==> flow/design.v <==
module flipflop(clk,en,rst,i_xdirpal,i_ydirpal,i_xnav,i_ynav,i_xpal,i_ypal,i_bri1,i_bri2,i_bri3, i_bri4,i_bri5,i_bri6,i_bri7, i_bri8,
				i_bri9, i_bri10,o_bri1,o_bri2,o_bri3, o_bri4,o_bri5,o_bri6,o_bri7, o_bri8, o_bri9, o_bri10,
				i_life, o_life, i_brick, o_brick, i_red1, i_red2, i_red3, i_red4, i_blue5, i_blue6, i_blue7, o_red1,o_red2,o_red3,o_red4,
				o_blue5, o_blue6, o_blue7,o_xdirpal,o_ydirpal,o_xnav,o_ynav,o_xpal,o_ypal
);
input clk,en,rst;
input i_xdirpal, i_ydirpal;
input [9:0] i_xnav,i_ynav,i_xpal,i_ypal;
input i_bri1,i_bri2,i_bri3, i_bri4,i_bri5,i_bri6,i_bri7, i_bri8,i_bri9,i_bri10 ;
output reg [9:0] o_xnav,o_ynav,o_xpal,o_ypal;
output reg  o_xdirpal,o_ydirpal;
output reg o_bri1,o_bri2,o_bri3, o_bri4,o_bri5,o_bri6,o_bri7, o_bri8, o_bri9, o_bri10; 
output reg [1:0] o_life;
output reg [3:0] o_brick;
input [1:0]  i_life;
input [3:0]  i_brick;
input [1:0] i_red1, i_red2, i_red3, i_red4;
input[1:0] i_blue5, i_blue6, i_blue7;
output reg [1:0]  o_red1,o_red2,o_red3,o_red4;
output reg [1:0]   o_blue5, o_blue6, o_blue7;
parameter IX_NAV = 10'd 320;	 
parameter IY_NAV = 10'd 470;
parameter IX_PAL = 10'd 320;	 
parameter IY_PAL = 10'd 450;
parameter VITE = 2'd 3;
parameter BLOCCHI = 4'd 10;
parameter RED = 2'd 3;
parameter BLUE = 2'd 2;
always@(posedge clk)
	if(rst) begin							 
				o_bri1<=1'b1;
				o_bri2<=1'b1;
				o_bri3<=1'b1;
				o_bri4<=1'b1;
				o_bri5<=1'b1;
				o_bri6<=1'b1;
				o_bri7<=1'b1;
				o_bri8<=1'b1;
				o_bri9<=1'b1;
				o_bri10<=1'b1;
				o_xdirpal<=1'b0;
				o_xnav<=IX_NAV;
				o_xpal<=IX_PAL;
				o_ydirpal<=1'b0;
				o_ynav<=IY_NAV;
				o_ypal<=IY_PAL;				
				o_life<=VITE;
				o_brick<=BLOCCHI;
				o_blue5<=BLUE;
				o_blue6<=BLUE;
				o_blue7<=BLUE;
				o_red1<=RED;
				o_red2<=RED;
				o_red3<=RED;
				o_red4<=RED;
			end
	else if(en) begin							 
				o_bri1<=i_bri1;
				o_bri2<=i_bri2;
				o_bri3<=i_bri3;
				o_bri4<=i_bri4;
				o_bri5<=i_bri5;
				o_bri6<=i_bri6;
				o_bri7<=i_bri7;
				o_bri8<=i_bri8;
				o_bri9<=i_bri9;
				o_bri10<=i_bri10;
				o_xdirpal<=i_xdirpal;
				o_xnav<=i_xnav;
				o_xpal<=i_xpal;
				o_ydirpal<=i_ydirpal;
				o_ynav<=i_ynav;
				o_ypal<=i_ypal;
				o_life<=i_life;
				o_brick<=i_brick;
				o_blue5<=i_blue5;
				o_blue6<=i_blue6;
				o_blue7<=i_blue7;
				o_red1<=i_red1;
				o_red2<=i_red2;
				o_red3<=i_red3;
				o_red4<=i_red4;
			end
endmodule
module gioco(
	i_ani_stb,														 
	i_clk,															 
	i_rst,															 
	i_animate,														 
	i_dx, 															 
	i_sx,																 
	i_start,															 
	o_x1_pal, o_x2_pal,											 
	o_y1_pal, o_y2_pal,
	o_x1_nav, o_x2_nav,											 
	o_y1_nav, o_y2_nav,
	bri1,bri2,bri3,bri4,bri5,bri6,bri7,bri8,bri9,bri10, 
	ok, ko,															 
	ff_life															 
);
input i_ani_stb, i_clk, i_rst, i_animate, i_dx, i_sx, i_start;
output [9:0] o_x1_pal, o_x2_pal, o_y1_pal, o_y2_pal, o_x1_nav, o_x2_nav, o_y1_nav, o_y2_nav;
output reg bri1,bri2,bri3,bri4,bri5,bri6,bri7,bri8,bri9,bri10;
output reg ok,ko;												
output [1:0] ff_life;
wire ff_bri1, ff_bri2, ff_bri3, ff_bri4,ff_bri5, ff_bri6, ff_bri7, ff_bri8,ff_bri9, ff_bri10;
wire [9:0] ff_x_nav,ff_y_nav,ff_x_pal,ff_y_pal;	
wire ff_x_dirpal,ff_y_dirpal;							
wire [3:0] ff_brick;
wire [1:0] ff_red1,ff_red2,ff_red3,ff_red4;
wire [1:0] ff_blue5,ff_blue6,ff_blue7;
parameter H_SIZE_BRI = 10'd 32;					 
parameter L_SIZE_BRI = 10'd 10; 					 
parameter H_SIZE_NAV = 10'd 32; 					 
parameter L_SIZE_NAV = 10'd 3;  					 
parameter IX_NAV = 10'd 320;						 
parameter IY_NAV = 10'd 470;						 
parameter D_WIDTH = 10'd 640; 				 	 
parameter D_HEIGHT = 10'd 480;					 
parameter H_SIZE_PAL = 10'd 2;					 
parameter IX_PAL = 10'd 320;						 
parameter IY_PAL = 10'd 460;						 
parameter VITE = 2'd 3;								 
parameter BLOCCHI = 4'd 10;						 
parameter ROSSO = 2'd 3;							 
parameter BLU = 2'd 2;								 
parameter wait1=4'b 0000;							 
parameter s0=4'b 0001;
parameter val=4'b 0010;
parameter win=4'b 0100;
parameter go=4'b 1000;
reg [3:0] snext,sreg;								
reg[9:0] x_nav;										 
reg[9:0] y_nav;										 
reg[9:0] x_pal;										 
reg[9:0] y_pal;										 
reg x_dir_pal;											 
reg y_dir_pal;											 
reg [1:0] life;										
reg [3:0] brick;
reg [1:0] red1,red2,red3,red4;
reg [1:0] blue5,blue6,blue7;
assign o_x1_nav = x_nav - H_SIZE_NAV;   
assign o_x2_nav = x_nav + H_SIZE_NAV;   
assign o_y1_nav = y_nav -L_SIZE_NAV; 	 
assign o_y2_nav = y_nav + L_SIZE_NAV;   
assign o_x1_pal = x_pal - H_SIZE_PAL;	 
assign o_x2_pal = x_pal + H_SIZE_PAL;	 
assign o_y1_pal = y_pal -H_SIZE_PAL;	 
assign o_y2_pal = y_pal + H_SIZE_PAL;	 
flipflop ff(									 
	.clk(i_clk),						
	.en(i_ani_stb),
	.rst(i_rst),
	.i_xdirpal(x_dir_pal),			
	.i_ydirpal(y_dir_pal),
	.i_xnav(x_nav),
	.i_ynav(y_nav),
	.i_xpal(x_pal),
	.i_ypal(y_pal),
	.i_bri1(bri1),
	.i_bri2(bri2),
	.i_bri3(bri3),
	.i_bri4(bri4),
	.i_bri5(bri5),
	.i_bri6(bri6),
	.i_bri7(bri7),
	.i_bri8(bri8),
	.i_bri9(bri9),
	.i_bri10(bri10),
	.i_life(life),
	.i_brick(brick),
	.i_red1(red1),
	.i_red2(red2),
	.i_red3(red3),
	.i_red4(red4),
	.i_blue5(blue5),
	.i_blue6(blue6),
	.i_blue7(blue7),
	.o_xdirpal(ff_x_dirpal),		 
	.o_ydirpal(ff_y_dirpal),
	.o_xnav(ff_x_nav),
	.o_ynav(ff_y_nav),
	.o_xpal(ff_x_pal),
	.o_ypal(ff_y_pal),
	.o_bri1(ff_bri1),
	.o_bri2(ff_bri2),
	.o_bri3(ff_bri3),
	.o_bri4(ff_bri4),
	.o_bri5(ff_bri5),
	.o_bri6(ff_bri6),
	.o_bri7(ff_bri7),
	.o_bri8(ff_bri8),
	.o_bri9(ff_bri9),
	.o_bri10(ff_bri10),
	.o_life(ff_life),
	.o_brick(ff_brick),
	.o_red1(ff_red1),
	.o_red2(ff_red2),
	.o_red3(ff_red3),
	.o_red4(ff_red4),
	.o_blue5(ff_blue5),
	.o_blue6(ff_blue6),
	.o_blue7(ff_blue7)
);
always@(posedge i_clk)				 
		if(i_rst)						 
			sreg<=wait1;
		else if(i_ani_stb) sreg<=snext;
always@(*)								 
		case(sreg)
			wait1:if(!i_start) snext=s0;							 
					else snext=wait1;
			s0:   if(i_animate&&i_ani_stb) snext=val; 		 
					else snext=s0;
			val:															 
				 if(!ff_life)
					snext=go;
				 else if(!ff_brick)
					snext=win;
				 else if(!(i_animate&&i_ani_stb))
						snext=s0;
				 else snext = val;
			win: if(!i_start) snext=wait1;						 
				  else snext=win;
			go:  if(!i_start) snext=wait1;						 
				  else snext=go;
			default: snext=wait1;
		endcase
always@(*)								 
	begin
		x_dir_pal=0;					 
		y_dir_pal=0;
		x_nav=IX_NAV;
		y_nav=IY_NAV;
		x_pal=IX_PAL;
		y_pal=IY_PAL;
		bri1=1;
		bri2=1;
		bri3=1;
		bri4=1;
		bri5=1;
		bri6=1;
		bri7=1;
		bri8=1;
		bri9=1;
		bri10=1;
		life=VITE;
		brick=BLOCCHI;
		ok=0;
		ko=0;
		red1=ROSSO;
		red2=ROSSO;
		red3=ROSSO;
		red4=ROSSO;
		blue5=BLU;
		blue6=BLU;
		blue7=BLU;
		case(sreg)
			wait1:				
				begin
					x_dir_pal=0;		
					y_dir_pal=0;
					x_nav=IX_NAV;
					y_nav=IY_NAV;
					x_pal=IX_PAL;
					y_pal=IY_PAL;
				   bri1=1;
					bri2=1;
					bri3=1;
					bri4=1;
					bri5=1;
					bri6=1;
					bri7=1;
					bri8=1;
					bri9=1;
					bri10=1;
					life=VITE;
					brick=BLOCCHI;
					red1=ROSSO;
					red2=ROSSO;
					red3=ROSSO;
					red4=ROSSO;
					blue5=BLU;
					blue6=BLU;
					blue7=BLU;
				end
		val: 
			begin
				x_dir_pal=ff_x_dirpal;						
				y_dir_pal=ff_y_dirpal;
				x_nav=ff_x_nav;
				y_nav=ff_y_nav;
				x_pal=ff_x_pal;
				y_pal=ff_y_pal;
				bri1=ff_bri1;
				bri2=ff_bri2;
				bri3=ff_bri3;
				bri4=ff_bri4;
				bri5=ff_bri5;
				bri6=ff_bri6;
				bri7=ff_bri7;
				bri8=ff_bri8;
				bri9=ff_bri9;
				bri10=ff_bri10;
				life=ff_life;
				brick=ff_brick;
				red1=ff_red1;
				red2=ff_red2;
				red3=ff_red3;
				red4=ff_red4;
				blue5=ff_blue5;
				blue6=ff_blue6;
				blue7=ff_blue7;
				x_pal = (x_dir_pal) ? x_pal + 10'd 2 : x_pal - 10'd 2;  		
				y_pal = (y_dir_pal) ? y_pal + 10'd 2 : y_pal - 10'd 2;
				if (i_sx==1 && i_dx==0)										 
					begin															 
					x_nav =x_nav+10'd 3;										 
						if (x_nav >= (D_WIDTH-H_SIZE_NAV-12'd 1))		 
							x_nav = (D_WIDTH-H_SIZE_NAV-10'd 1);		 
					end
				else if(i_dx==1 && i_sx ==0)								 
					begin
					x_nav = x_nav - 10'd 3;									 
						if (x_nav <= H_SIZE_NAV+12'd 1)					 
							x_nav = H_SIZE_NAV + 10'd 1;					 
					end
						else 
							x_nav=x_nav;										 
				if((y_pal <= 73)&&(y_pal >= 71))
				begin
					if((x_pal >= 140)&&(x_pal <=202)&&bri1)  
						begin
							y_dir_pal =1;  
							red1=red1-2'd 1;
							if(!red1)
								begin
									brick = brick -4'd 1;
									bri1= 1'd 0;
								end
						end
					if((x_pal >= 232)&&(x_pal <=296)&&bri2)  
						begin
							y_dir_pal =1;  
							red2=red2-2'd 1;
							if(!red2)
								begin
									brick = brick -4'd 1;	
									bri2= 1'd 0;
								end
						end
				if((x_pal >=346)&&(x_pal <=410)&&bri3)  
					begin
						y_dir_pal =1;  
						red3=red3-2'd 1;
						if(!red3)
							begin
								brick = brick -4'd 1;
								bri3= 1'd 0;
							end
					end
				if((x_pal >= 440)&&(x_pal <=504)&&bri4)  
					begin
						y_dir_pal =1;  
						red4=red4-2'd 1;
						if(!red4)
							begin
								brick = brick -4'd 1;
								bri4=1'd 0;
							end
					end
			end
	if((y_pal <= 123)&&(y_pal >= 121))
			begin
			if((x_pal >= 184)&&(x_pal <=248)&&bri5)  
					begin
					y_dir_pal =1;  
					blue5=blue5-2'd 1;
					if(!blue5)
					begin
						brick = brick -4'd 1;	
						bri5= 1'd 0;
					end
					end
				if((x_pal >= 288)&&(x_pal <=352)&&bri6)  
					begin
					y_dir_pal =1;  
					blue6=blue6-2'd 1;
					if(!blue6)
						begin	
							brick = brick -4'd 1;	
							bri6=1'd 0;
						end
					end	
				if((x_pal >= 392)&&(x_pal <=456)&&bri7)  
					begin
					y_dir_pal =1;  
					blue7=blue7-2'd 1;
					if(!blue7)
					begin
					brick = brick -4'd 1;	
					bri7= 1'd 0;
					end
					end
			end
		if((y_pal <= 173)&&(y_pal >= 171))
		begin 	if((x_pal >= 232)&&(x_pal <=296)&&bri8)  
					begin
					y_dir_pal =1;  
					bri8= 1'd 0;
				brick = brick -4'd 1;	
					end
				if((x_pal >= 346)&&(x_pal <=410)&&bri9)  
					begin
					y_dir_pal =1;  
					bri9= 1'd 0;
				brick = brick -4'd 1;	
					end
			end
			if((y_pal <= 203)&&(y_pal >= 201)&&bri10)
			begin
			if((x_pal >= 288)&&(x_pal <=352))  
					begin
					y_dir_pal =1;  
					bri10= 1'd 0;	
					brick = brick -4'd 1;
					end		
			end
			if((y_pal<=70)&&(y_pal>=50))
			begin
			if((x_pal<=205)&&(x_pal>=203)&&bri1)
					begin
						x_dir_pal=1;	 
						red1=red1-2'd 1;
						if(!red1)
						begin
						bri1=1'd 0;	
						brick = brick -4'd 1;
						end
					end
			if((x_pal<=205)&&(x_pal>=203)&&bri2)
					begin
						x_dir_pal=1;	 
						red2=red2-2'd 1;
						if(!red2)
						begin
						bri2=1'd 0;
					brick = brick -4'd 1;	
					end
					end
			if((x_pal<=413)&&(x_pal>=411)&&bri3)
						begin
							x_dir_pal=1;	 
						red3=red3-2'd 1;
					if(!red3)	begin	bri3=1'd 0;	
							brick = brick -4'd 1;
						end
						end
			if((x_pal<=507)&&(x_pal>=505)&&bri4)
						begin
							x_dir_pal=1;	 
							red4=red4-2'd 1;
							if(!red4)
							begin
							bri4=1'd 0;	
							brick = brick -4'd 1;
							end
						end
if((x_pal>=135)&&(x_pal<=137)&&bri1)
						begin
							x_dir_pal=0;	 
							red1=red1-2'd 1;
							if(!red1)
							begin
							bri1=1'd 0;	
							brick = brick -4'd 1;
							end
							end
			if((x_pal>=229)&&(x_pal<=231)&&bri2)
						begin
							x_dir_pal=0;	 
							red2=red2-2'd 1;
							if(!red2)
							begin
							bri2=1'd 0;	
							brick = brick -4'd 1;
							end
						end
			if((x_pal>=343)&&(x_pal<=345)&&bri3)
						begin
							x_dir_pal=0;	 
							red3=red3-2'd 1;
							if(!red3)
							begin
							bri3=1'd 0;	
							brick = brick -4'd 1;
							end
						end
			if((x_pal>=437)&&(x_pal<=439)&&bri4)
						begin
							x_dir_pal=0;	 
							red4=red4-2'd 1;
							if(!red4)
							begin
							bri4=1'd 0;	
							brick = brick -4'd 1;
							end
						end
				end
	if((y_pal<=120)&&(y_pal>=100))	
		begin
		if((x_pal<=251)&&(x_pal>=249)&&bri5)
						begin
							x_dir_pal=1;	 
							blue5=blue5-2'd 1;
							if(!blue5)
							begin 
							bri5=1'd 0;	
							brick = brick -4'd 1;
							end
							end
			if((x_pal<=355)&&(x_pal>=353)&&bri6)	 
						begin
							x_dir_pal=1;	 
							blue6=blue6-2'd 1;
							if(!blue6)
							begin
							bri6=1'd 0;	
							brick = brick -4'd 1;
							end
					end
			if((x_pal<=459)&&(x_pal>=457)&&bri7)	 
						begin
							x_dir_pal=1;	 
							blue7=blue7-2'd 1;
							if(!blue7)
							begin
							bri7=1'd 0;	
							brick = brick -4'd 1;
							end
						end
	if((x_pal>=181)&&(x_pal<=183)&&bri5)
						begin
							x_dir_pal=0;	 
							blue5=blue5-2'd 1;
							if(!blue5)
							begin
							bri5=1'd 0;	
							brick = brick -4'd 1;
							end
						end
			if((x_pal>=285)&&(x_pal<=287)&&bri6)
						begin
							x_dir_pal=0;	 
							blue6=blue6-2'd 1;
							if(!blue6)
							begin
							bri6=1'd 0;	
							brick = brick -4'd 1;
							end
						end	
			if((x_pal>=389)&&(x_pal<=391)&&bri7)
						begin
							x_dir_pal=0;	 
							blue7=blue7-2'd 1;
							if(!blue7)
							begin
							bri7=1'd 0;				
							brick = brick -4'd 1;
							end
						end	
	end
			if((y_pal<=170)&&(y_pal>=150))
			begin
			if((x_pal<=299)&&(x_pal>=297)&&bri8)
						begin
							x_dir_pal=1;	 
							bri8=1'd 0;	
							brick = brick -4'd 1;
						end	
			if((x_pal<=349)&&(x_pal>=347)&&bri9)	 
						begin
							x_dir_pal=1;	 
							bri9=1'd 0;	
							brick = brick -4'd 1;
						end
if((x_pal>=229)&&(x_pal<=231)&&bri8)	 
						begin
							x_dir_pal=0;	 
							bri8=1'd 0;	
							brick = brick -4'd 1;
						end
			if((x_pal>=343)&&(x_pal<=345)&&bri9)	 
						begin
							x_dir_pal=0;	 
							bri9=1'd 0;	
							brick = brick -4'd 1;
						end	
	end
					if((y_pal<=220)&&(y_pal>=200)&&bri10)	 
				begin	
				if((x_pal<=355)&&(x_pal>=353))
				begin
							x_dir_pal=1;	 
							bri10=1'd 0;	
							brick = brick -4'd 1;
						end			
			if((x_pal>=285)&&(x_pal<=287)) 
			begin
							x_dir_pal=0;	 
							bri10=1'd 0;
							brick = brick -4'd 1;	
						end	
			end	
			if((y_pal>=47)&&(y_pal<=49))
		begin	
			if((x_pal >= 138)&&(x_pal <=202)&&bri1)  
					begin
						y_dir_pal = 0;  
						red1=red1-2'd 1;
						if(!red1)
						begin
						bri1 = 1'd 0; 
						brick = brick -4'd 1;
						end
						end
				if((x_pal >= 232)&&(x_pal <=296)&&bri2)  
					begin
						y_dir_pal = 0;  
						red2=red2-2'd 1;
						if(!red2)
						begin
						bri2 =  1'd 0; 
						brick = brick -4'd 1;
						end
					end
				if((x_pal >= 346)&&(x_pal <=410)&&bri3)  
					begin
						y_dir_pal = 0;  
						red3=red3-2'd 1;
						if(!red3)
						begin
						bri3 =  1'd 0;
						brick = brick -4'd 1;	
						end
					end
				if((x_pal >= 440)&&(x_pal <=504)&&bri4)  
					begin
						y_dir_pal = 0;  
						red4=red4-2'd 1;
						if(!red4)
						begin
						bri4 =  1'd 0;
						brick = brick -4'd 1;	
						end
					end	
	end	
		if((y_pal>=97)&&(y_pal<=99))
			begin
			if((x_pal >= 184)&&(x_pal <=248)&&bri5)  
					begin
						y_dir_pal = 0;  
						blue5=blue5-2'd 1;
						if(!blue5)
						begin
						bri5 =  1'd 0;
						brick = brick -4'd 1;	
						end
					end	
				if((x_pal >= 288)&&(x_pal <=352)&&bri6)  
					begin
						y_dir_pal = 0;  
						blue6=blue6-2'd 1;
						if(!blue6)
						begin
						bri6 =  1'd 0; 
						brick = brick -4'd 1;
						end
					end	
				if((x_pal >= 392)&&(x_pal <=456)&&bri7)  
					begin
						y_dir_pal = 0;  
						blue7=blue7-2'd 1;
						if(!blue7)
						begin
						bri7 =  1'd 0; 
						brick = brick -4'd 1;
						end
					end
			end
			if((y_pal>=147)&&(y_pal<=149))
		begin 
			if((x_pal >= 232)&&(x_pal <=296)&&bri8)  
					begin
						y_dir_pal = 0;  
						bri8 =  1'd 0;
						brick = brick -4'd 1;	
					end
				if((x_pal >=346)&&(x_pal <=410)&&bri9)  
					begin
						y_dir_pal = 0;  
						bri9 =  1'd 0;
						brick = brick -4'd 1;	
					end	
			end
			if((y_pal>=197)&&(y_pal<=199))
				if((x_pal >= 288)&&(x_pal <=352)&&bri10)  
					begin
						y_dir_pal = 0;  
						bri10 =  1'd 0;
						brick = brick -4'd 1;	
					end
			if(x_pal <= H_SIZE_PAL+1)					 
				x_dir_pal=1;							 
			if(x_pal >= (D_WIDTH-H_SIZE_PAL-1))			 
				x_dir_pal = 0;							 
			if (y_pal <= H_SIZE_PAL + 1)		 
				y_dir_pal = 1;				 
			if (y_pal>=463)								
				if ((x_pal >= x_nav-H_SIZE_NAV)&&(x_pal <= x_nav + H_SIZE_NAV))	 
					y_dir_pal = 0;							 
				else 
					begin								
						life=life-2'b01;
						x_pal = IX_PAL;
						y_pal = IY_PAL;
						x_nav = IX_NAV;
					end
		end
		s0:
			begin
				x_dir_pal=ff_x_dirpal;						 
				y_dir_pal=ff_y_dirpal;
				x_nav=ff_x_nav;
				y_nav=ff_y_nav;
				x_pal=ff_x_pal;
				y_pal=ff_y_pal;
				bri1=ff_bri1;
				bri2=ff_bri2;
				bri3=ff_bri3;
				bri4=ff_bri4;
				bri5=ff_bri5;
				bri6=ff_bri6;
				bri7=ff_bri7;
				bri8=ff_bri8;
				bri9=ff_bri9;
				bri10=ff_bri10;
				life=ff_life;
				brick=ff_brick;
				red1=ff_red1;
				red2=ff_red2;
				red3=ff_red3;
				red4=ff_red4;
				blue5=ff_blue5;
				blue6=ff_blue6;
				blue7=ff_blue7;
			end
		win:begin
					ok=1;
			 end
		go:begin
					ko=1;
			end
	   default:
			begin
				x_dir_pal=0;
				y_dir_pal=0;
				x_nav=IX_NAV;
				y_nav=IY_NAV;
				x_pal=IX_PAL;
				y_pal=IY_PAL;
				bri1=1;
				bri2=1;
				bri3=1;
				bri4=1;
				bri5=1;
				bri6=1;
				bri7=1;
				bri8=1;
				bri9=1;
				bri10=1;
				life=VITE;
				brick=BLOCCHI;
				ok=0;
				ko=0;
				red1=ROSSO;
				red2=ROSSO;
				red3=ROSSO;
				red4=ROSSO;
				blue5=BLU;
				blue6=BLU;
				blue7=BLU;
			end
		endcase
end			
endmodule
Wiki page: gioco / tool data

From RTL to reports: gioco

Each step is given for the RTL above and for the edited RTL.
Lines under "original" count in the file above, lines under "edited" in the edited file.
"change" is "edited" less "original", of the values as shown.
Cell names lack the library's common part.
The mark - stands for no value.

Top module: gioco
Clock input: i_clk
Standard-cell library: sky130hd
Corner: tt_025C_1v80

Edit of the RTL

Unified diff, file above to edited file.
A script made this edit. It changes what the design does and was not meant as an optimisation.

```diff
@@ -95,5 +95,5 @@
 	o_x1_nav, o_x2_nav,											 
 	o_y1_nav, o_y2_nav,
-	bri1,bri2,bri3,bri4,bri5,bri6,bri7,bri8,bri9,bri10, 
+	bri1,bri2,bri3,bri4,bri5,bri6,bri7,bri8_ext,bri9,bri10, 
 	ok, ko,															 
 	ff_life															 
@@ -101,7 +101,9 @@
 input i_ani_stb, i_clk, i_rst, i_animate, i_dx, i_sx, i_start;
 output [9:0] o_x1_pal, o_x2_pal, o_y1_pal, o_y2_pal, o_x1_nav, o_x2_nav, o_y1_nav, o_y2_nav;
-output reg bri1,bri2,bri3,bri4,bri5,bri6,bri7,bri8,bri9,bri10;
+output reg bri1,bri2,bri3,bri4,bri5,bri6,bri7,bri8_ext,bri9,bri10;
 output reg ok,ko;												
 output [1:0] ff_life;
+reg bri8;
+always @(posedge i_clk) bri8_ext <= bri8;
 wire ff_bri1, ff_bri2, ff_bri3, ff_bri4,ff_bri5, ff_bri6, ff_bri7, ff_bri8,ff_bri9, ff_bri10;
 wire [9:0] ff_x_nav,ff_y_nav,ff_x_pal,ff_y_pal;	
```

Word level

Yosys after proc, flatten, opt, wreduce and memory -nomap, before mapping. Memory bits, and registers merged into a memory's read port (data or address), are not among the register bits. Print and check cells are not counted. Equal cells are merged and count once.

Storage and ports:

| item                        | original | edited | change |
| flip-flop bits (word level) | 76       | 77     | +1 |
| output and inout port bits  | 94       | 94     | 0 |
| elaborated cells            | 777      | 778    | +1 |

Cells by class:

| item                             | original | edited | change |
| add/sub/neg operators            | 85       | 85     | 0 |
| multiplexer cells                | 468      | 468    | 0 |
| eq/ne operators                  | 6        | 6      | 0 |
| magnitude comparators            | 77       | 77     | 0 |
| reductions and logical operators | 112      | 112    | 0 |
| bitwise gates (word level)       | 3        | 3      | 0 |

Operators by type and width:

| cell                                                        | original | edited | change |
| 2-to-1 mux 1 bit                                            | 198      | 198    | 0 |
| 2-to-1 mux 4 bit                                            | 150      | 150    | 0 |
| 2-to-1 mux 2 bit                                            | 80       | 80     | 0 |
| logical AND 1 bit                                           | 78       | 78     | 0 |
| subtractor 4 x 1 -> 4 bit with constant B                   | 40       | 40     | 0 |
| zero test 2 bit                                             | 29       | 29     | 0 |
| subtractor 2 x 1 -> 2 bit with constant B                   | 29       | 29     | 0 |
| greater-or-equal comparator 10 x 8 -> 1 bit with constant B | 15       | 15     | 0 |
| greater-or-equal comparator 10 x 9 -> 1 bit with constant B | 15       | 15     | 0 |
| <= comparator 10 x 9 -> 1 bit with constant B               | 15       | 15     | 0 |
| 2-to-1 mux 10 bit                                           | 14       | 14     | 0 |
| <= comparator 10 x 8 -> 1 bit with constant B               | 13       | 13     | 0 |
| case mux 1 bit (select 2 bit)                               | 12       | 12     | 0 |
| case mux 2 bit (select 2 bit)                               | 8        | 8      | 0 |
| adder 10 x 2 -> 10 bit with constant B                      | 6        | 6      | 0 |
| subtractor 10 x 2 -> 10 bit with constant B                 | 6        | 6      | 0 |
| <= comparator 10 x 7 -> 1 bit with constant B               | 5        | 5      | 0 |
| greater-or-equal comparator 10 x 7 -> 1 bit with constant B | 4        | 4      | 0 |
| NOT 1 bit                                                   | 3        | 3      | 0 |
| case mux 10 bit (select 2 bit)                              | 3        | 3      | 0 |
| adder 10 x 6 -> 10 bit with constant B                      | 2        | 2      | 0 |
| greater-or-equal comparator 10 bit with constant B          | 2        | 2      | 0 |
| greater-or-equal comparator 10 x 6 -> 1 bit with constant B | 2        | 2      | 0 |
| <= comparator 10 x 2 -> 1 bit with constant B               | 2        | 2      | 0 |
| <= comparator 10 x 6 -> 1 bit with constant B               | 2        | 2      | 0 |
| zero test 4 bit                                             | 2        | 2      | 0 |
| != test 2 bit with constant B                               | 2        | 2      | 0 |
| subtractor 10 x 6 -> 10 bit with constant B                 | 2        | 2      | 0 |

The list need not be complete.

Depth

Longest topological path by Yosys (ltp), each cell counted once; first at word level (registers and memories cut), then after technology mapping (sequential cells cut; the memories' decode and read muxes count).

Logic depth:

| item                          | original | edited | change |
| word-level depth              | 191      | 191    | 0 |
| ABC_AREA                      | 0        | 0      | - |
| mapped depth                  | 93       | 93     | 0 |
| gate-level depth less buffers | 90       | 91     | +1 |

Mapped cells and area

Source: synth_stat.txt of the flow (Yosys; design flattened, memories mapped). It holds for the ABC_AREA given above (unset counts as 0); a run with the other value may have another netlist.

Cells by type:

| type     | original | edited | change |
| a21oi_1  | 91       | 120    | +29 |
| nand2_1  | 208      | 235    | +27 |
| xnor2_1  | 104      | 88     | -16 |
| a31oi_1  | 34       | 20     | -14 |
| nor2_1   | 203      | 190    | -13 |
| and2_1   | 33       | 20     | -13 |
| nand4_1  | 34       | 23     | -11 |
| o211ai_1 | 25       | 16     | -9 |
| nor3_1   | 64       | 72     | +8 |
| mux2i_1  | 22       | 14     | -8 |
| a221o_1  | 9        | 1      | -8 |
| xor2_1   | 63       | 56     | -7 |
| o31ai_1  | 12       | 6      | -6 |
| a32oi_1  | 8        | 2      | -6 |
| o21ai_1  | 4        | 10     | +6 |
| a221oi_1 | 1        | 7      | +6 |
| clkbuf_1 | 81       | 76     | -5 |
| nand2b_1 | 27       | 22     | -5 |

The list need not be complete.

Mapped netlist:

| item                           | original  | edited    | change |
| standard cells after synthesis | 2002      | 1956      | -46 |
| sequential area (mm²)          | 0.0015415 | 0.0015615 | +0.0000200 |
| mapped flip-flops              | 77        | 78        | +1 |
| mapped area (mm²)              | 0.0138395 | 0.0136281 | -0.0002114 |

By module: a second synthesis without flattening, with its own total; a netlist apart from the flattened one above.

Unflattened totals:

| item                                    | original  | edited    | change |
| cell total of the unflattened synthesis | 1894      | 1895      | +1 |
| area (unflattened synthesis) (mm²)      | 0.0136656 | 0.0136856 | +0.0000200 |

Each row is one instance without its submodules.

By module, original:

| module   | instances | cells | area (mm²) | sequential area (mm²) |
| gioco    | 1         | 1658  | 0.0110006  | 0.0001001 |
| flipflop | 1         | 236   | 0.0026651  | 0.0014414 |

By module, edited:

| module   | instances | cells | area (mm²) | sequential area (mm²) |
| gioco    | 1         | 1659  | 0.0110206  | 0.0001201 |
| flipflop | 1         | 236   | 0.0026651  | 0.0014414 |

Timing after synthesis

OpenSTA on the mapped netlist: ideal clock, no wires. The path of least setup slack (recovery checks aside). Input and output delay are each 20% of the period. Register names are those of the netlist, which keeps one name where synthesis merged equal registers.

Timing path after synthesis:

| item                              | original               | edited                 | change |
| kind                              | reg2reg                | reg2reg                | - |
| start                             | register ff.o_xpal[1]  | register ff.o_xpal[1]  | - |
| end                               | register ff.o_brick[3] | register ff.o_brick[3] | - |
| setup time (ns)                   | 0.125                  | 0.133                  | +0.008 |
| path slack (ns)                   | 6.078                  | 5.606                  | -0.472 |
| clock period (ns)                 | 24.0                   | 24.0                   | 0.0 |
| arrival (ns)                      | 17.797                 | 18.261                 | +0.464 |
| path buffers                      | 2                      | 1                      | -1 |
| launch time at the first pin (ns) | 0.000                  | 0.000                  | 0.000 |
| delay of the path (ns)            | 17.922                 | 18.394                 | +0.472 |
| required time (ns)                | 23.875                 | 23.867                 | -0.008 |
| driving pins on the path          | 92                     | 91                     | -1 |
| synthesis period reached (ns)     | 17.922                 | 18.394                 | +0.472 |

"delay of the path" = arrival - input delay + setup time.
"driving pins on the path" counts driving pins, that of a launching flip-flop among them; a cell with two outputs on the path counts twice.
"synthesis period reached" = period - worst setup slack (recovery checks aside). The figure is calculated, with input and output delays left at 20% of the set period.
Between the ends stands the longest chain of elaborated cells between them, by number of cells; it is not shown to be the way that was timed. Of several equally long chains one is given.
A line is the first line of the expression or statement that the cell stems from. Yosys adds cells for indexed reads and writes and turns some case tables into memories.

On the way, after synthesis, original:
Path through: dfxtp_1 > inv_1 > fa_1 > nand2b_1 > a21o_1 > and3_1 > buf_4 > nor2_2 > inv_2 > buf_2 > and4_1 > a22oi_1 > o211a_1 > nor2_1 > ha_1 > o21ai_0 > o21ai_0 > ha_1 > (+56 left out) > o22ai_1 > a31oi_1 > ha_1 > o21bai_1 > a21oi_1 > ha_1 > a21oi_1 > a21oi_1 > xor2_1 > xnor2_1 > o21a_1 > or3_1 > a211oi_2 > nor3_1 > or3_1 > a22o_1 > and3_1 > o41a_1
Cells in the longest elaborated chain: 191
Elaborated cells on any way between the ends: 502
Those cells by class: add/sub: 62; compare: 45; mux: 313; reduce/logical: 82

Ends and longest elaborated chain, after synthesis, original:

| item                                        | line | text |
| start: declaration                          | 10   | `output reg [9:0] o_xnav,o_ynav,o_xpal,o_ypal;` |
| start: assignment                           | 43   | `o_xpal<=IX_PAL;` |
| start: assignment                           | 70   | `o_xpal<=i_xpal;` |
| subtractor 10 x 2 -> 10 bit                 | 315  | `x_pal = (x_dir_pal) ? x_pal + 10'd 2 : x_pal - 10'd 2;` |
| 2-to-1 mux 10 bit                           | 315  |  |
| greater-or-equal comparator 10 x 8 -> 1 bit | 333  | `if((x_pal >= 140)&&(x_pal <=202)&&bri1)` |
| logical AND 1 bit x2                        | 333  |  |
| 2-to-1 mux 4 bit                            | 333  |  |
| 2-to-1 mux 4 bit                            | 331  | `if((y_pal <= 73)&&(y_pal >= 71))` |
| 2-to-1 mux 4 bit                            | 259  | `case(sreg)` |
| (+176 left out)                             | -    |  |
| 2-to-1 mux 4 bit                            | 700  | `if((x_pal >=346)&&(x_pal <=410)&&bri9)` |
| 2-to-1 mux 4 bit                            | 692  | `if((y_pal>=147)&&(y_pal<=149))` |
| 2-to-1 mux 4 bit                            | 259  |  |
| subtractor 4 x 1 -> 4 bit                   | 712  | `brick = brick -4'd 1;` |
| 2-to-1 mux 4 bit                            | 708  | `if((x_pal >= 288)&&(x_pal <=352)&&bri10)` |
| 2-to-1 mux 4 bit                            | 707  | `if((y_pal>=197)&&(y_pal<=199))` |
| case mux 4 bit (select 2 bit)               | 259  |  |
| end: assignment                             | 48   | `o_brick<=BLOCCHI;` |
| end: assignment                             | 75   | `o_brick<=i_brick;` |
| end: declaration                            | 14   | `output reg [3:0] o_brick;` |

On the way, after synthesis, edited:
Path through: dfxtp_1 > clkbuf_1 > inv_1 > fa_1 > and2b_1 > o21ai_4 > o211a_1 > nor4_4 > nand4_1 > a211oi_1 > nor3_1 > or3_1 > nand2_1 > ha_1 > o31a_1 > a21boi_0 > ha_1 > mux2_2 > (+55 left out) > o221ai_1 > a211oi_1 > ha_1 > nand2_1 > nand2_1 > ha_1 > nand2_1 > a21oi_1 > xor2_2 > xnor2_1 > or3_1 > a31o_2 > nand4b_1 > and4_1 > or3_1 > a21o_1 > a21oi_1 > a311oi_2
Cells in the longest elaborated chain: 191
Elaborated cells on any way between the ends: 502
Those cells by class: add/sub: 62; compare: 45; mux: 313; reduce/logical: 82

Ends and longest elaborated chain, after synthesis, edited:

| item                                        | line | text |
| start: declaration                          | 10   | `output reg [9:0] o_xnav,o_ynav,o_xpal,o_ypal;` |
| start: assignment                           | 43   | `o_xpal<=IX_PAL;` |
| start: assignment                           | 70   | `o_xpal<=i_xpal;` |
| subtractor 10 x 2 -> 10 bit                 | 317  | `x_pal = (x_dir_pal) ? x_pal + 10'd 2 : x_pal - 10'd 2;` |
| 2-to-1 mux 10 bit                           | 317  |  |
| greater-or-equal comparator 10 x 8 -> 1 bit | 335  | `if((x_pal >= 140)&&(x_pal <=202)&&bri1)` |
| logical AND 1 bit x2                        | 335  |  |
| 2-to-1 mux 4 bit                            | 335  |  |
| 2-to-1 mux 4 bit                            | 333  | `if((y_pal <= 73)&&(y_pal >= 71))` |
| 2-to-1 mux 4 bit                            | 261  | `case(sreg)` |
| (+176 left out)                             | -    |  |
| 2-to-1 mux 4 bit                            | 702  | `if((x_pal >=346)&&(x_pal <=410)&&bri9)` |
| 2-to-1 mux 4 bit                            | 694  | `if((y_pal>=147)&&(y_pal<=149))` |
| 2-to-1 mux 4 bit                            | 261  |  |
| subtractor 4 x 1 -> 4 bit                   | 714  | `brick = brick -4'd 1;` |
| 2-to-1 mux 4 bit                            | 710  | `if((x_pal >= 288)&&(x_pal <=352)&&bri10)` |
| 2-to-1 mux 4 bit                            | 709  | `if((y_pal>=197)&&(y_pal<=199))` |
| case mux 4 bit (select 2 bit)               | 261  |  |
| end: assignment                             | 48   | `o_brick<=BLOCCHI;` |
| end: assignment                             | 75   | `o_brick<=i_brick;` |
| end: declaration                            | 14   | `output reg [3:0] o_brick;` |

Timing after layout

From the final timing report of the runs of set A: the path of least setup slack in the routed layout; clock arrival at registers is part of the times.

Timing path after layout:

| item                              | original               | edited                 | change |
| kind                              | reg2reg                | reg2reg                | - |
| start                             | register ff.o_xdirpal  | register ff.o_xdirpal  | - |
| end                               | register ff.o_brick[3] | register ff.o_brick[3] | - |
| required time (ns)                | 21.85                  | 21.83                  | -0.02 |
| path buffers                      | 0                      | 1                      | +1 |
| setup time (ns)                   | 0.11                   | 0.12                   | +0.01 |
| driving pins on the path          | 90                     | 91                     | +1 |
| arrival (ns)                      | 20.24                  | 20.51                  | +0.27 |
| launch time at the first pin (ns) | 0.36                   | 0.34                   | -0.02 |
| clock period (ns)                 | 21.6                   | 21.6                   | 0.0 |
| path slack (ns)                   | 1.62                   | 1.32                   | -0.30 |

Between the ends stands the longest chain of elaborated cells between them, by number of cells; it is not shown to be the way that was timed. Of several equally long chains one is given.

On the way, after layout, original:
Path through: dfxtp_1 > inv_1 > ha_1 > nor3b_1 > a21boi_1 > nor3_4 > inv_2 > nand3_1 > o22a_1 > or3_4 > and4_1 > nor2_1 > ha_1 > o21ai_0 > o21ai_1 > ha_1 > mux2_2 > ha_1 > (+54 left out) > o22ai_1 > a31oi_1 > ha_1 > o21bai_1 > a21oi_1 > ha_1 > a21oi_1 > a21oi_1 > xor2_2 > xnor2_2 > o21a_1 > or3_1 > a211oi_2 > nor3_1 > or3_1 > a22o_1 > and3_1 > o41a_1
Cells in the longest elaborated chain: 190
Elaborated cells on any way between the ends: 500
Those cells by class: add/sub: 60; compare: 45; mux: 313; reduce/logical: 82

Ends and longest elaborated chain, after layout, original:

| item                                        | line | text |
| start: declaration                          | 11   | `output reg  o_xdirpal,o_ydirpal;` |
| start: assignment                           | 41   | `o_xdirpal<=1'b0;` |
| start: assignment                           | 68   | `o_xdirpal<=i_xdirpal;` |
| 2-to-1 mux 10 bit                           | 315  | `x_pal = (x_dir_pal) ? x_pal + 10'd 2 : x_pal - 10'd 2;` |
| greater-or-equal comparator 10 x 8 -> 1 bit | 333  | `if((x_pal >= 140)&&(x_pal <=202)&&bri1)` |
| logical AND 1 bit x2                        | 333  |  |
| 2-to-1 mux 4 bit                            | 333  |  |
| 2-to-1 mux 4 bit                            | 331  | `if((y_pal <= 73)&&(y_pal >= 71))` |
| 2-to-1 mux 4 bit                            | 259  | `case(sreg)` |
| subtractor 4 x 1 -> 4 bit                   | 349  | `brick = brick -4'd 1;` |
| (+175 left out)                             | -    |  |
| 2-to-1 mux 4 bit                            | 700  | `if((x_pal >=346)&&(x_pal <=410)&&bri9)` |
| 2-to-1 mux 4 bit                            | 692  | `if((y_pal>=147)&&(y_pal<=149))` |
| 2-to-1 mux 4 bit                            | 259  |  |
| subtractor 4 x 1 -> 4 bit                   | 712  | `brick = brick -4'd 1;` |
| 2-to-1 mux 4 bit                            | 708  | `if((x_pal >= 288)&&(x_pal <=352)&&bri10)` |
| 2-to-1 mux 4 bit                            | 707  | `if((y_pal>=197)&&(y_pal<=199))` |
| case mux 4 bit (select 2 bit)               | 259  |  |
| end: assignment                             | 48   | `o_brick<=BLOCCHI;` |
| end: assignment                             | 75   | `o_brick<=i_brick;` |
| end: declaration                            | 14   | `output reg [3:0] o_brick;` |

On the way, after layout, edited:
Path through: dfxtp_1 > inv_1 > ha_1 > and2b_1 > o21ai_4 > nor3_1 > nor4_4 > inv_2 > nor3_4 > and4_1 > nor2_1 > xor2_1 > ha_1 > o31a_1 > a21boi_0 > ha_1 > mux2_2 > ha_1 > (+55 left out) > o221ai_1 > a211oi_1 > ha_1 > nand2_1 > nand2_1 > ha_1 > nand2_1 > nand3_1 > o22ai_1 > o22ai_1 > o211a_1 > or3_1 > o311ai_1 > a22oi_1 > or3_1 > a21o_1 > a21oi_1 > a311oi_2
Cells in the longest elaborated chain: 190
Elaborated cells on any way between the ends: 500
Those cells by class: add/sub: 60; compare: 45; mux: 313; reduce/logical: 82

Ends and longest elaborated chain, after layout, edited:

| item                                        | line | text |
| start: declaration                          | 11   | `output reg  o_xdirpal,o_ydirpal;` |
| start: assignment                           | 41   | `o_xdirpal<=1'b0;` |
| start: assignment                           | 68   | `o_xdirpal<=i_xdirpal;` |
| 2-to-1 mux 10 bit                           | 317  | `x_pal = (x_dir_pal) ? x_pal + 10'd 2 : x_pal - 10'd 2;` |
| greater-or-equal comparator 10 x 8 -> 1 bit | 335  | `if((x_pal >= 140)&&(x_pal <=202)&&bri1)` |
| logical AND 1 bit x2                        | 335  |  |
| 2-to-1 mux 4 bit                            | 335  |  |
| 2-to-1 mux 4 bit                            | 333  | `if((y_pal <= 73)&&(y_pal >= 71))` |
| 2-to-1 mux 4 bit                            | 261  | `case(sreg)` |
| subtractor 4 x 1 -> 4 bit                   | 351  | `brick = brick -4'd 1;` |
| (+175 left out)                             | -    |  |
| 2-to-1 mux 4 bit                            | 702  | `if((x_pal >=346)&&(x_pal <=410)&&bri9)` |
| 2-to-1 mux 4 bit                            | 694  | `if((y_pal>=147)&&(y_pal<=149))` |
| 2-to-1 mux 4 bit                            | 261  |  |
| subtractor 4 x 1 -> 4 bit                   | 714  | `brick = brick -4'd 1;` |
| 2-to-1 mux 4 bit                            | 710  | `if((x_pal >= 288)&&(x_pal <=352)&&bri10)` |
| 2-to-1 mux 4 bit                            | 709  | `if((y_pal>=197)&&(y_pal<=199))` |
| case mux 4 bit (select 2 bit)               | 261  |  |
| end: assignment                             | 48   | `o_brick<=BLOCCHI;` |
| end: assignment                             | 75   | `o_brick<=i_brick;` |
| end: declaration                            | 14   | `output reg [3:0] o_brick;` |

Measured runs

Runs of the flow (Yosys, OpenROAD) on both versions; the two runs of a pair have the same settings. The constraints put input and output delay at 20% of the set period each and load the outputs with 0.01 pF.

Flow settings, set A:
CORE_UTILIZATION: 40
period_ns: 21.6
CAP_MARGIN: 20
CORE_MARGIN: 2
SLEW_MARGIN: 20

Results, set A:

| item                                      | original  | edited    | change |
| synthesis area (mm²)                      | 0.0138395 | 0.0136281 | -0.0002114 |
| total power of the final layout (mW)      | 0.5736    | 0.5617    | -0.0119 |
| worst hold slack in the final report (ns) | 0.498     | 0.512     | +0.014 |
| utilization of the finished layout (%)    | 45.4      | 45.3      | -0.1 |
| worst slack on setup checks (ns)          | 1.615     | 1.317     | -0.298 |
| overall die area (mm²)                    | 0.0361019 | 0.0355624 | -0.0005395 |

Flow settings, set B:
CELL_PAD_IN_SITES_DETAIL_PLACEMENT: 0
CORE_MARGIN: 4
CORE_UTILIZATION: 30
CTS_CLUSTER_SIZE: 20
GPL_ROUTABILITY_DRIVEN: 1
HOLD_SLACK_MARGIN: 0.2
MAX_ROUTING_LAYER: met5
PLACE_DENSITY_LB_ADDON: 0.07
SETUP_SLACK_MARGIN: -1.54
SLEW_MARGIN: 30
period_ns: 17.4
CAP_MARGIN: 20

Results, set B:

| item                                      | original  | edited    | change |
| synthesis area (mm²)                      | 0.0138395 | 0.0136281 | -0.0002114 |
| total power of the final layout (mW)      | 0.7706    | 0.7597    | -0.0109 |
| worst hold slack in the final report (ns) | 0.506     | 0.514     | +0.008 |
| utilization of the finished layout (%)    | 37.5      | 38.4      | +0.9 |
| worst slack on setup checks (ns)          | -0.383    | -0.522    | -0.139 |
| overall die area (mm²)                    | 0.0496332 | 0.0489007 | -0.0007325 |

By "total power of the final layout" is meant OpenSTA's value without simulated activity: inputs other than the clock are taken to toggle once in ten clock periods, and the tool carries that through the logic.
